==> flow/design.v <==
`timescale 1ns / 1ps
module ALU(
    input  [7:0] SrcA, 
    input  [7:0] SrcB,
    input  [3:0] ALUControl,
    output reg [7:0] ALUResult,
    output reg Zero
);
parameter ADD          = 4'b1000;
parameter SUBTRACT     = 4'b1001;
parameter MULTIPLY     = 4'b1010;
parameter DIVIDE       = 4'b1011;
parameter AND          = 4'b1100;
parameter OR           = 4'b1101;
parameter NOT          = 4'b1110;
parameter XOR          = 4'b1111;
parameter Right_Shift  = 4'b0110;
parameter Left_Shift   = 4'b0111;
parameter LOAD         = 4'b0010;  
parameter STORE        = 4'b0011;   
parameter JUMP         = 4'b0100;
parameter Equal_to     = 4'b0101;
always @(*) begin
    case (ALUControl)
        ADD:          ALUResult = SrcA + SrcB;
        SUBTRACT:     ALUResult = SrcA + (~SrcB + 1'b1);
        MULTIPLY:     ALUResult = SrcA * SrcB;
        DIVIDE:       ALUResult = (SrcB != 0) ? SrcA / SrcB : 8'b0;
        AND:          ALUResult = SrcA & SrcB;
        OR:           ALUResult = SrcA | SrcB;
        NOT:          ALUResult = ~SrcA;
        XOR:          ALUResult = SrcA ^ SrcB;
        Right_Shift:  ALUResult = $signed(SrcA) >>> 1;
        Left_Shift:   ALUResult = $signed(SrcA) << 1;
        Equal_to:    ALUResult = (SrcA == SrcB) ? 8'b00000001 : 8'b00000000;
        default:   begin
          ALUResult = 8'b00000000;
        end
    endcase
      Zero = (ALUResult == 0) ? 1'b1 : 1'b0;
end
endmodule
module ControlUnit(
    input [3:0] opcode,
    input [2:0] funct,
    input Zero,
    output reg RegWrite,
    output reg ALUSrc,
    output reg MemWrite,
    output reg [3:0] ALUControl,
    output reg ResultSrc,
    output reg PCSrc
);
parameter OP_RTYPE        = 4'b0000;
parameter OP_LOAD_IM      = 4'b0001;
parameter OP_LOAD         = 4'b0010;
parameter OP_STORE        = 4'b0011;
parameter OP_JUMP         = 4'b0100;
parameter OP_EQUAL_TO     = 4'b0101;
parameter OP_RIGHT_SHIFT  = 4'b0110;
parameter OP_LEFT_SHIFT   = 4'b0111;
parameter OP_ADDI         = 4'b1000;
parameter OP_BEQ          = 4'b1001;
parameter F_ADD           = 3'b000;
parameter F_SUBTRACT      = 3'b001;
parameter F_MULTIPLY      = 3'b010;
parameter F_DIVIDE        = 3'b011;
parameter F_AND           = 3'b100;
parameter F_OR            = 3'b101;
parameter F_XOR           = 3'b110;
parameter F_NOT           = 3'b111;
parameter ALU_ADD         = 4'b1000;
parameter ALU_SUBTRACT    = 4'b1001;
parameter ALU_MULTIPLY    = 4'b1010;
parameter ALU_DIVIDE      = 4'b1011;
parameter ALU_AND         = 4'b1100;
parameter ALU_OR          = 4'b1101;
parameter ALU_NOT         = 4'b1110;
parameter ALU_XOR         = 4'b1111;
parameter ALU_RIGHT_SHIFT = 4'b0110;
parameter ALU_LEFT_SHIFT  = 4'b0111;
parameter ALU_EQUAL_TO    = 4'b0101;
  always @(*) begin
    RegWrite    = 0;
    ALUSrc      = 0;
    MemWrite    = 0;
    ALUControl  = 4'b0000;
    ResultSrc   = 0;
    PCSrc       = 0;
    case (opcode)
        OP_RTYPE: begin
            RegWrite = 1;
            ALUSrc   = 0;
            case (funct)
                F_ADD:      ALUControl = ALU_ADD;
                F_SUBTRACT: ALUControl = ALU_SUBTRACT;
                F_MULTIPLY: ALUControl = ALU_MULTIPLY;
                F_DIVIDE:   ALUControl = ALU_DIVIDE;
                F_AND:      ALUControl = ALU_AND;
                F_OR:       ALUControl = ALU_OR;
                F_XOR:      ALUControl = ALU_XOR;
                F_NOT:      ALUControl = ALU_NOT;
            endcase
        end
        OP_LOAD_IM: begin
            RegWrite   = 1;
            ALUSrc     = 1;
            ALUControl = ALU_ADD;
            ResultSrc  = 0;
        end
        OP_LOAD: begin
            RegWrite   = 1;
            ALUSrc     = 1;
            ALUControl = ALU_ADD;
            ResultSrc  = 1;
        end
        OP_STORE: begin
        RegWrite = 1;
            ALUSrc     = 1;
            ResultSrc = 0;
            MemWrite   = 1;
            ALUControl = ALU_ADD;
        end
        OP_EQUAL_TO: begin
            ALUControl = ALU_EQUAL_TO;
            PCSrc      = Zero;
        end
        OP_JUMP: begin
            PCSrc = 1;
        end
        OP_RIGHT_SHIFT: begin
            RegWrite   = 1;
            ALUSrc     = 0;
            ALUControl = ALU_RIGHT_SHIFT;
        end
        OP_LEFT_SHIFT: begin
            RegWrite   = 1;
            ALUSrc     = 0;
            ALUControl = ALU_LEFT_SHIFT;
        end
        OP_ADDI: begin
        RegWrite   = 1;
    ALUSrc     = 1;
    ALUControl = ALU_ADD;
    ResultSrc  = 0;
        end
        OP_BEQ: begin
       RegWrite = 0;
       ALUControl = ALU_EQUAL_TO;
       MemWrite = 0;
       ResultSrc = 0;
       ALUSrc = 0;
       PCSrc = Zero;
       end
        default: ALUControl = 4'b0000;
    endcase
end
endmodule
module Extender(
    input  [2:0] in0,
    output reg [7:0] ImmExt
);
    always @(*) begin
        if (in0[2] == 0)
            ImmExt = {5'b00000, in0};  
        else
            ImmExt = {5'b11111, in0};  
    end
endmodule
module Register_file(rdata1, rdata2, wrtData, srcreg1, srcreg2, destreg, write, clk, reset);
input clk, reset, write;
input [2:0] srcreg1, srcreg2, destreg;
input [7:0] wrtData;
output [7:0] rdata1, rdata2;
integer i;
reg [7:0] regfile [0:7];
assign rdata1 = regfile[srcreg1];
assign rdata2 = regfile[srcreg2];
always @ (posedge   clk or posedge reset )begin
if (reset) begin
  for ( i = 0; i < 8; i = i + 1)
    regfile[i] <= i;
end
else  if (write) begin 
    regfile[destreg] <= wrtData;
end
end
endmodule
module MUX_2x1(
input [7:0] in0, input [7:0] in1, input select, output [7:0] out0
    );
    assign out0 = (select ==0) ? in0 : in1;
endmodule
module Forwarding_Mux( Src_in, Result, ALU_Result, forward, Src_out);
input [7:0] Src_in;
input [7:0] Result;
input [7:0] ALU_Result;
input [1:0] forward;
output [7:0] Src_out;
assign Src_out = (forward == 2'b00) ? Src_in:
                 (forward == 2'b01) ? ALU_Result:
                 (forward == 2'b10) ? Result:
                 Src_in;
                 endmodule 
module pc(pc, clk, reset, pcnext, stallF);
input clk, reset;
input [7:0] pcnext;
input stallF;
output reg [7:0] pc;
always  @(posedge   clk or posedge reset) begin
if(reset)
pc <= 8'b0;
else if (!stallF)
pc <= pcnext;
end
endmodule
module IF_ID(
  input [7:0] pcplus1_f,
  input [15:0] instr_f,
  input [7:0] pc_f,
  output reg [7:0] pc_d,
  output reg [7:0] pcplus1_d,
  output reg [15:0] instr_d,
  input clk, input reset,
  input stallD, flushD
);
 always @(posedge clk or posedge reset) begin
  if (reset) begin
    pcplus1_d <= 8'd0;
    instr_d <= 16'd0;
    pc_d <= 8'd0;
  end else if (flushD) begin
    pcplus1_d <= 8'd0;
    instr_d <= 16'd0;
    pc_d <= 8'd0;
  end else if (!stallD) begin
    pcplus1_d <= pcplus1_f;
    instr_d <= instr_f;
    pc_d <= pc_f;
  end
end
endmodule
module ID_EX(
  input [7:0] SrcA, SrcB_reg, pcplus1, ImmExt,
  input [2:0] destreg, Rs1D, Rs2D,
  input RegWrite, ALUSrc, ResultSrc, MemWrite,
  input [3:0] ALUControl,
  output reg [7:0] SrcA_out, SrcB_reg_out, pcplus1_out, ImmExt_out,
  output reg [2:0] destreg_out, Rs1E, Rs2E,
  output reg RegWrite_out, ALUSrc_out, ResultSrc_out, MemWrite_out,
  output reg [3:0] ALUControl_out,
  input clk, input reset, flushE
);
  always @(posedge clk or posedge reset) begin
  if (reset) begin
    SrcA_out <= 0; SrcB_reg_out <= 0; pcplus1_out <= 0; ImmExt_out <= 0;
    destreg_out <= 0; Rs1E <= 0; Rs2E <= 0; RegWrite_out <= 0; ALUSrc_out <= 0; ResultSrc_out <= 0;
    MemWrite_out <= 0; ALUControl_out <= 0;
  end else begin
    if (flushE) begin
      SrcA_out <= 0; SrcB_reg_out <= 0; pcplus1_out <= 0; ImmExt_out <= 0;
      destreg_out <= 0; Rs1E <= 0; Rs2E <= 0; RegWrite_out <= 0; ALUSrc_out <= 0; ResultSrc_out <= 0;
      MemWrite_out <= 0; ALUControl_out <= 0;
    end else begin
      SrcA_out <= SrcA; SrcB_reg_out <= SrcB_reg; pcplus1_out <= pcplus1; ImmExt_out <= ImmExt;
      destreg_out <= destreg; Rs1E <= Rs1D; Rs2E <= Rs2D;
      RegWrite_out <= RegWrite; ALUSrc_out <= ALUSrc; ResultSrc_out <= ResultSrc;
      MemWrite_out <= MemWrite; ALUControl_out <= ALUControl;
    end
  end
end
endmodule
module EX_MEM(
  input [7:0] ALUResult, SrcB_reg, pcplus1,
  input [2:0] destreg,
  input RegWrite, MemWrite, ResultSrc,
  output reg [7:0] ALUResult_out, WriteData_out, pcplus1_out,
  output reg [2:0] destreg_out,
  output reg RegWrite_out, MemWrite_out, ResultSrc_out,
  input clk, input reset
);
  always @(posedge clk or posedge reset) begin
    if (reset) begin
      ALUResult_out <= 0; WriteData_out <= 0; pcplus1_out <= 0;
      destreg_out <= 0; RegWrite_out <= 0; MemWrite_out <= 0; ResultSrc_out <= 0;
    end else begin
      ALUResult_out <= ALUResult; WriteData_out <= SrcB_reg; pcplus1_out <= pcplus1;
      destreg_out <= destreg;
      RegWrite_out <= RegWrite; MemWrite_out <= MemWrite; ResultSrc_out <= ResultSrc;
    end
  end
endmodule
module MEM_WB(
  input [7:0] ReadData, ALUResult, pcplus1,
  input [2:0] destreg,
  input RegWrite, ResultSrc,
  output reg [7:0] ReadData_out, ALUResult_out, pcplus1_out,
  output reg [2:0] destreg_out,
  output reg RegWrite_out, ResultSrc_out,
  input clk, input reset
);
  always @(posedge clk or posedge reset) begin
    if (reset) begin
      ReadData_out <= 0; ALUResult_out <= 0; pcplus1_out <= 0;
      destreg_out <= 0; RegWrite_out <= 0; ResultSrc_out <= 0;
    end else begin
      ReadData_out <= ReadData; ALUResult_out <= ALUResult; pcplus1_out <= pcplus1;
      destreg_out <= destreg;
      RegWrite_out <= RegWrite; ResultSrc_out <= ResultSrc;
    end
  end
endmodule
module Hazard_unit( 
input [2:0] Rs1D, Rs2D, Rs1E, Rs2E, a1_d, a1_e, a1_w, a1_m,
input [3:0] opcode,
input regwrite_m, regwrite_w, ResultSrc_e, pcsrc,
output reg StallF, StallD, FlushD, FlushE,
output reg [1:0] ForwardAE, ForwardBE);
wire hzd;
assign hzd = (ResultSrc_e && (a1_e != 0) &&
              ((a1_e == a1_d) || (a1_e == Rs1D) || (a1_e == Rs2D)) &&
              (opcode != 4'b0101) && (opcode != 4'b0100));
always @(*) begin
        StallF = hzd;
        StallD = hzd;
        FlushE = hzd;
        FlushD = pcsrc;  
    end                           
always @(*) begin
        if (regwrite_m && (a1_m != 0) && (a1_m == Rs1E))
            ForwardAE = 2'b01;  
        else if (regwrite_w && (a1_w != 0) && (a1_w == Rs1E))
            ForwardAE = 2'b10;  
        else
            ForwardAE = 2'b00;  
        if (regwrite_m && (a1_m != 0) && (a1_m == Rs2E))
            ForwardBE = 2'b01;  
        else if (regwrite_w && (a1_w != 0) && (a1_w == Rs2E))
            ForwardBE = 2'b10;  
        else
            ForwardBE = 2'b00;  
    end
endmodule
module Pipelined_Processor(
input CLK,
input reset,
output [7:0] imem_addr,
input [15:0] imem_data,
output [7:0] dmem_addr,
output [7:0] dmem_wdata,
output dmem_we,
input [7:0] dmem_rdata,
output [7:0] result 
   );
wire pcsrc;
wire [7:0] pcplus1_f;
wire [7:0] pcnext_f;
wire [7:0] pc_f, pc_d;
wire [15:0] instr_f, instr_d;
wire signed [7:0] SrcA_d, SrcA_e;
wire signed [7:0] RD1e, RD2e;  
wire signed [7:0] SrcB ;
wire Zero;
wire [7:0] ALUResult_e, ALUResult_m, ALUResult_w;
wire [3:0] ALUControl_d, ALUControl_e;
wire ALUSrc_d, ALUSrc_e, ResultSrc_e, ResultSrc_d, ResultSrc_m, ResultSrc_w;
wire [7:0] pcplus1_d, pcplus1_e, pcplus1_m, pcplus1_w;
wire [2:0] a1_d, Rs1D, Rs2D;
wire [2:0] Rs1E, Rs2E;
wire [2:0] a1_e, a1_m, a1_w;  
wire [3:0] opcode;
wire [2:0] funct;
wire [7:0] SrcB_reg, SrcB_reg_e, SrcB_reg_m;
wire [7:0] wrtdata;
wire [7:0] read_data_w, read_data_m;
wire MemWrite_d, MemWrite_e, MemWrite_m;
wire regwrite_d, regwrite_e, regwrite_w, regwrite_m;
wire [7:0] ImmExt_d, ImmExt_e;  
wire [1:0] ForwardAE, ForwardBE;
wire stallF, flushD, stallD, flushE;
pc p0(.pcnext(pcnext_f),. reset(reset), .pc(pc_f), .stallF(stallF), .clk(CLK));
assign pcplus1_f = pc_f + 1;
assign imem_addr = pc_f;
assign instr_f = imem_data;
assign opcode = instr_f[15:12];
assign pcnext_f = (opcode == 4'b0101 && Zero) ? (pc_f + ImmExt_d) : 
  (pcsrc) ? ImmExt_d :
                (pc_f + 1);
assign a1_d = instr_f[8:6];   
assign funct = instr_f[11:9];
assign Rs1D = instr_f[5:3];
assign Rs2D = instr_f[2:0];
  Extender e0(.in0(Rs2D), .ImmExt(ImmExt_d));
IF_ID l0(.clk(CLK), .flushD(flushD), .stallD(stallD), .pcplus1_f(pcnext_f), .pcplus1_d(pcplus1_d),  .reset(reset), .pc_f(pc_f), .pc_d(pc_d),  .instr_d(instr_d), .instr_f(instr_f));
ControlUnit c0(.opcode(opcode), .funct(funct), .Zero(Zero), .ALUSrc(ALUSrc_d), .MemWrite(MemWrite_d), .ALUControl(ALUControl_d), .ResultSrc(ResultSrc_d), .PCSrc(pcsrc), .RegWrite(regwrite_d));
  Register_file r0(.clk(CLK), .reset(reset), .write(regwrite_w), .destreg(a1_w), .srcreg1(Rs1D), .srcreg2(Rs2D), .rdata1(SrcA_d), .rdata2(SrcB_reg), .wrtData(wrtdata));
ID_EX l1(.clk(CLK), .flushE(flushE), .reset(reset), .SrcA(SrcA_d), .SrcB_reg(SrcB_reg), 
.pcplus1(pcplus1_d), .ImmExt(ImmExt_d), 
.destreg(a1_d), .Rs1D(Rs1D), .Rs2D(Rs2D), .Rs1E(Rs1E), .Rs2E(Rs2E),
.RegWrite(regwrite_d), .ALUSrc(ALUSrc_d), .ResultSrc(ResultSrc_d), 
.MemWrite(MemWrite_d), .ALUControl(ALUControl_d), 
.SrcA_out(RD1e),
.SrcB_reg_out(RD2e), 
.pcplus1_out(pcplus1_e),
.ImmExt_out(ImmExt_e), .destreg_out(a1_e), 
.RegWrite_out(regwrite_e), .ALUSrc_out(ALUSrc_e), 
.ResultSrc_out(ResultSrc_e), 
.MemWrite_out(MemWrite_e), 
.ALUControl_out(ALUControl_e));
Forwarding_Mux m0(.Src_in(RD1e), .Result(wrtdata), .ALU_Result(ALUResult_m), .forward(ForwardAE), .Src_out(SrcA_e));
Forwarding_Mux m1(.Src_in(RD2e), .Result(wrtdata), .ALU_Result(ALUResult_m), .forward(ForwardBE), .Src_out(SrcB_reg_e));
MUX_2x1 alu(.in0(SrcB_reg_e), .in1(ImmExt_e), .select(ALUSrc_e), .out0(SrcB));
ALU a0( .SrcA(SrcA_e), .SrcB(SrcB), .Zero(Zero), .ALUResult(ALUResult_e), .ALUControl(ALUControl_e));
EX_MEM l2(.clk(CLK), .reset(reset), 
.ALUResult(ALUResult_e), .SrcB_reg(SrcB_reg_e),
.pcplus1(pcplus1_e), 
          .RegWrite(regwrite_e), .MemWrite(MemWrite_e),
          .ResultSrc(ResultSrc_e), 
.ALUResult_out(ALUResult_m), .destreg(a1_e), 
.WriteData_out(SrcB_reg_m ), .pcplus1_out(pcplus1_m), .destreg_out(a1_m), .RegWrite_out(regwrite_m), .MemWrite_out(MemWrite_m), .ResultSrc_out(ResultSrc_m));
assign dmem_addr = ALUResult_m;
assign dmem_wdata = SrcB_reg_m;
assign dmem_we = MemWrite_m;
assign read_data_m = dmem_rdata;
MEM_WB l3(.clk(CLK), .reset(reset), .ReadData(read_data_m), .ALUResult(ALUResult_m), .pcplus1(pcplus1_m), .destreg(a1_m), .RegWrite(regwrite_m), .ResultSrc(ResultSrc_m), .ReadData_out(read_data_w), .ALUResult_out(ALUResult_w), .pcplus1_out(pcplus1_w), .destreg_out(a1_w), .RegWrite_out(regwrite_w), .ResultSrc_out(ResultSrc_w));
MUX_2x1 read(.in0(ALUResult_w), .in1(read_data_w), .select(ResultSrc_w), .out0(wrtdata));
assign result = wrtdata;
Hazard_unit h0(.Rs1D(Rs1D), .Rs2D(Rs2D), .Rs1E(Rs1E), .Rs2E(Rs2E), .a1_d(a1_d), .a1_e(a1_e), .a1_w(a1_w), .a1_m(a1_m), .opcode(opcode), .regwrite_m(regwrite_m), .regwrite_w(regwrite_w), .ResultSrc_e(ResultSrc_e), .pcsrc(pcsrc), .StallF(stallF), .StallD(stallD), .FlushD(flushD), .FlushE(flushE), .ForwardAE(ForwardAE), .ForwardBE(ForwardBE));
endmodule
Tool chain data of Pipelined_Processor
The steps from the RTL of Pipelined_Processor to its reports follow in flow order.
Line numbers count from 1 in the design file above.
Operators carry their Yosys type and port widths (W data, S select, Z words).
Library cell names are shortened.
A cell with n/a has no value.
- top: Pipelined_Processor
- clock input: CLK
- cell library: sky130hd
- library corner: tt_025C_1v80

Word level
Yosys after proc, flatten, opt, wreduce and memory -nomap, before mapping. Enables and synchronous resets that opt folds into registers are not counted as muxes. Print and check cells are not counted. Equal cells are merged and count once.
Memory sizes are those after Yosys's memory passes, which may raise the word count (mostly to a power of two), join words into wider ones and drop unused or constant bits.
- memories: 1
- noted word width x clocked read ports: 0
- noted bits in latches: 0
- output and inout port bits: 33
- memory bits (writable): 0
- noted bits in registers: 156
- input port bits at 26
- elaborated cells at 172
- memory bits (read-only): 24
- memories (memory ; words ; width ; read ports ; write ports ; line ; RTL):
    (no name shown) ; 8 ; 3 ; 1 ; 0 ; 94 ; case (funct)
- multiplexer cells: 38
- noted multipliers: 1
- bitwise gates (word level) at 5
- div/mod/pow operators: 1
- shift-type cells: 0
- noted $add $sub $neg: 5
- magnitude comparators at 0
- reductions and logical operators at 35
- equal/unequal tests at 55
- operators with widths (kind ; count):
    $pmux W8 S8 ; 2
    $mux W8 ; 15
    $pmux W8 S11 ; 1
    $div A8 B8 Y8 ; 1
    $mul A8 B8 Y8 ; 1
    $eq A4 B4 Y1 const B ; 10
    $eq A3 B3 Y1 const B ; 12
    $eq A4 B3 Y1 const B ; 7
    $add A8 B8 Y8 ; 3
    $eq A3 B3 Y1 ; 7
    $pmux W4 S5 ; 1
    $eq A3 B2 Y1 const B ; 6
    $reduce_and A2 Y1 ; 8
    $add A8 B1 Y8 const B ; 2
    $not A8 Y8 ; 2
    $logic_and A1 B1 Y1 ; 11
    $mux W1 ; 10
    $eq A3 B1 Y1 const B ; 3
    $logic_not A3 Y1 ; 3
    $reduce_bool A3 Y1 ; 3
    $mux W3 ; 3
    $eq A4 B2 Y1 const B ; 2
    $ne A4 B3 Y1 const B ; 2
    $eq A8 B8 Y1 ; 1
    $and A8 B8 Y8 ; 1
    $or A8 B8 Y8 ; 1
    $xor A8 B8 Y8 ; 1
    $logic_not A8 Y1 ; 1
Other operator kinds: 13; their cells: 20.

Longest topological paths
Depth = most cells in a row (Yosys ltp): at word level without a register or memory, in the mapped netlist without a sequential cell, where the memories' decode and read muxes count.
- depth in word-level cells at 19
- noted ABC_AREA: 0
- noted gate-level depth with buffers: 78
- gate-level depth less buffers: 74

Netlist
Yosys stat after the flow's synthesis: flattened, memories mapped to cells. It holds for the ABC_AREA given above (unset counts as 0); a run with the other value may have another netlist.
- cell types (cell type ; count):
    dfrtp_1 ; 136
    ha_1 ; 86
    nor2_1 ; 134
    a21oi_1 ; 96
    o21ai_0 ; 93
    nand2_1 ; 108
    mux2i_1 ; 35
    xnor2_1 ; 38
    dfstp_2 ; 12
    fa_1 ; 15
    mux2_2 ; 26
    inv_1 ; 73
    nor3_1 ; 34
    nand3_1 ; 32
    clkbuf_1 ; 42
    xor2_1 ; 16
    a211oi_1 ; 18
    o21a_1 ; 18
Other cell types: 76; their cells: 275.
- noted chip area (Yosys): 11330.9 um^2
- flip-flop cells: 148
- buffer cells: 60
- sequential area: 3718.6 um^2
- noted mapped cells: 1287
The figures by module come from a second, unflattened synthesis with its own total; it is not the netlist above.
- cell total of the unflattened synthesis at 1371
- noted area (unflattened synthesis): 14272.4 um^2
Each row is one instance without its submodules.
- by module (module ; cells ; seq. area (um^2) ; times used ; area (um^2)):
    ALU ; 529 ; 0.0 ; 1 ; 3921.3
    Register_file ; 329 ; 1616.6 ; 1 ; 3673.5
    ID_EX ; 104 ; 1226.2 ; 1 ; 1574.0
    IF_ID ; 104 ; 800.8 ; 1 ; 1327.5
    EX_MEM ; 31 ; 750.7 ; 1 ; 754.5
    MEM_WB ; 30 ; 725.7 ; 1 ; 729.4
    Pipelined_Processor ; 78 ; 0.0 ; 1 ; 566.8
    Forwarding_Mux ; 27 ; 0.0 ; 2 ; 276.5
    pc ; 18 ; 200.2 ; 1 ; 335.3
    Hazard_unit ; 38 ; 0.0 ; 1 ; 310.3
    MUX_2x1 ; 9 ; 0.0 ; 2 ; 131.4
    ControlUnit ; 30 ; 0.0 ; 1 ; 203.9
    Extender ; 8 ; 0.0 ; 1 ; 60.1

Timing after synthesis
Source: OpenSTA report_checks on the synthesized netlist (no wires, ideal clock, input and output delay 20% of the period each), path of least setup slack; recovery checks are left aside. Register names are those of the netlist, which keeps one name where synthesis merged equal registers.
- path kind: flip-flop to flip-flop
- from: reg l1.ImmExt_out[6]
- to: reg p0.pc[7]
- driving pins on the path at 69
- clock period at 13.5 ns
- library setup time at 0.126 ns
- noted setup slack: 0.584 ns
- noted buffers on the path: 1
- path delay: 12.916 ns
- arrival time: 12.790 ns
- noted synthesis period reached: 12.916 ns
"path delay" is the arrival time less input delay plus setup time.
"driving pins on the path" counts driving pins, that of a launching flip-flop among them; a cell with two outputs on the path counts twice.
"synthesis period reached" = period - worst setup slack (recovery checks aside). The figure is calculated, with input and output delays left at 20% of the set period.
At most two assigning lines are given for a register; there are more.
- cells stage by stage: dfrtp_1 -> buf_2 -> or3b_1 -> a211oi_2 -> o211ai_2 -> o221ai_2 -> a21o_2 -> clkinv_1 -> nor3_1 -> nand2_1 -> a22oi_1 -> ha_1 -> o21a_1 -> or2_2 -> and2_1 -> nor2b_1 -> nor2_1 -> a21oi_1 -> [33 not listed] -> a21o_1 -> a21oi_1 -> nor2b_1 -> nor2_1 -> nor2_1 -> mux2_2 -> ha_1 -> o21a_1 -> o21ai_0 -> a21oi_1 -> o21ai_0 -> nand2b_1 -> a21oi_1 -> o221ai_1 -> nor3_2 -> nand4_1 -> nor3b_1 -> a221o_1
- noted elaborated cells between the ends (all ways): 21
- ends and longest elaborated chain, after synthesis (element ; line ; RTL):
    start: declaration ; 248 ; output reg [7:0] SrcA_out, SrcB_reg_out, pcplus1_out, ImmExt_out,
    start: assignment ; 256 ; SrcA_out <= 0; SrcB_reg_out <= 0; pcplus1_out <= 0; ImmExt_out <= 0;
    start: assignment ; 265 ; SrcA_out <= SrcA; SrcB_reg_out <= SrcB_reg; pcplus1_out <= pcplus1; ImmExt_out <= ImmExt;
    end: assignment ; 212 ; pc <= 8'b0;
    end: assignment ; 214 ; pc <= pcnext;
    end: declaration ; 209 ; output reg [7:0] pc;
Chain of elaborated cells between the ends: none given.
Some nets on the timed path still bear RTL names; the line given drives or declares the net.
- nets with RTL names, path after synthesis (net ; line ; RTL):
    ALUResult_e[0] ; 24 ; case (ALUControl)

Worst path after layout
From the final timing report of flow run 1: the path of least setup slack in the routed layout; clock arrival at registers is part of the times.
- path kind: flip-flop to flip-flop
- from: reg l1.ImmExt_out[6]
- to: reg p0.pc[7]
- library setup time at 0.11 ns
- driving pins on the path at 78
- noted setup slack: 0.84 ns
- arrival time: 13.59 ns
- clock period at 14.1 ns
- noted buffers on the path: 8
At most two assigning lines are given for a register; there are more.
- cells stage by stage: dfrtp_1 -> buf_6 -> or3b_1 -> a211oi_2 -> buf_4 -> o211a_4 -> buf_4 -> buf_6 -> a21oi_1 -> a21o_1 -> buf_12 -> inv_8 -> nor3_4 -> a22oi_2 -> ha_1 -> o21a_1 -> or2_4 -> and2_4 -> [42 not listed] -> a21oi_4 -> nor2b_4 -> nor2_4 -> nor2_4 -> buf_6 -> buf_4 -> mux2_4 -> ha_4 -> o21ai_2 -> a21oi_2 -> o21ai_1 -> nand2b_1 -> a21oi_2 -> o221ai_2 -> nor3_4 -> nand4_1 -> nor3b_4 -> a221o_1
- noted elaborated cells between the ends (all ways): 21
- ends and longest elaborated chain, after layout (element ; line ; RTL):
    start: declaration ; 248 ; output reg [7:0] SrcA_out, SrcB_reg_out, pcplus1_out, ImmExt_out,
    start: assignment ; 256 ; SrcA_out <= 0; SrcB_reg_out <= 0; pcplus1_out <= 0; ImmExt_out <= 0;
    start: assignment ; 265 ; SrcA_out <= SrcA; SrcB_reg_out <= SrcB_reg; pcplus1_out <= pcplus1; ImmExt_out <= ImmExt;
    end: assignment ; 212 ; pc <= 8'b0;
    end: assignment ; 214 ; pc <= pcnext;
    end: declaration ; 209 ; output reg [7:0] pc;
Chain of elaborated cells between the ends: none given.
Some nets on the timed path still bear RTL names; the line given drives or declares the net.
- nets with RTL names, path after layout (net ; line ; RTL):
    ALUResult_e[0] ; 24 ; case (ALUControl)

==> runs of Pipelined_Processor <==
Pipelined_Processor through Yosys and OpenROAD on sky130hd: 3 stored runs, unordered, with their settings and measured results. The constraints put input and output delay at 20% of the set period each and load the outputs with 0.01 pF.
"achieved period" means the clock period less the worst setup slack. The figure is calculated, with input and output delays left at 20% of the set period.
"time on the worst setup path" means the part of the period allowed to the worst setup path (the constraints hold back 20% at inputs and 20% at outputs) less its slack; where the path has registers, the arrival times of their clocks count too.
By "power consumption" is meant OpenSTA's value without simulated activity: inputs other than the clock are taken to toggle once in ten clock periods, and the tool carries that through the logic.

Flow run 1
Settings were CELL_PAD_IN_SITES_GLOBAL_PLACEMENT = 0; CORE_MARGIN = 5; CORE_UTILIZATION = 27; CTS_CLUSTER_SIZE = 43; GPL_ROUTABILITY_DRIVEN = 1; GPL_TIMING_DRIVEN = 0; HOLD_SLACK_MARGIN = -0.02; MAX_ROUTING_LAYER = met5; PLACE_DENSITY = 0.84; SETUP_SLACK_MARGIN = 1.64; TNS_END_PERCENT = 75; period_ns = 14.1; CAP_MARGIN = 20; SLEW_MARGIN = 20
- Yosys chip area after synthesis: 11330.9 um^2
- noted the die area: 46162.7 um^2
- standard-cell area after layout: 14740.4 um^2
- noted the worst slack on setup checks: 0.838 ns
- final setup TNS at 0.000 ns
- power consumption at 0.003298 W
- achieved period: 13.262 ns
- noted the time on the worst setup path: 13.26 ns
- class of the worst setup path: flip-flop to flip-flop

Flow run 2
Settings were ABC_AREA = 1; CELL_PAD_IN_SITES_DETAIL_PLACEMENT = 1; CELL_PAD_IN_SITES_GLOBAL_PLACEMENT = 1; CORE_MARGIN = 8; CTS_CLUSTER_DIAMETER = 191; CTS_CLUSTER_SIZE = 35; MAX_ROUTING_LAYER = met4; MIN_ROUTING_LAYER = met2; SLEW_MARGIN = 0; TNS_END_PERCENT = 65; period_ns = 13.5; CAP_MARGIN = 20; CORE_UTILIZATION = 40
- Yosys chip area after synthesis: 11170.7 um^2
- noted the die area: 33531.1 um^2
- standard-cell area after layout: 12996.2 um^2
- noted the worst slack on setup checks: 1.128 ns
- final setup TNS at 0.000 ns
- power consumption at 0.003096 W
- achieved period: 12.372 ns
- noted the time on the worst setup path: 12.37 ns
- class of the worst setup path: flip-flop to flip-flop

Flow run 3
Settings were ABC_AREA = 1; CAP_MARGIN = 10; CELL_PAD_IN_SITES_DETAIL_PLACEMENT = 2; CELL_PAD_IN_SITES_GLOBAL_PLACEMENT = 0; CORE_ASPECT_RATIO = 0.67; CORE_MARGIN = 9; CORE_UTILIZATION = 27; CTS_CLUSTER_SIZE = 15; GPL_ROUTABILITY_DRIVEN = 1; GPL_TIMING_DRIVEN = 0; HOLD_SLACK_MARGIN = -0.02; MAX_ROUTING_LAYER = met5; MIN_ROUTING_LAYER = met1; SETUP_SLACK_MARGIN = 1.64; SLEW_MARGIN = 25; TNS_END_PERCENT = 25; period_ns = 15.3
- Yosys chip area after synthesis: 11170.7 um^2
- noted the die area: 49167.0 um^2
- standard-cell area after layout: 13633.1 um^2
- noted the worst slack on setup checks: 1.634 ns
- final setup TNS at 0.000 ns
- power consumption at 0.003087 W
- achieved period: 13.666 ns
- noted the time on the worst setup path: 13.67 ns
- class of the worst setup path: flip-flop to flip-flop
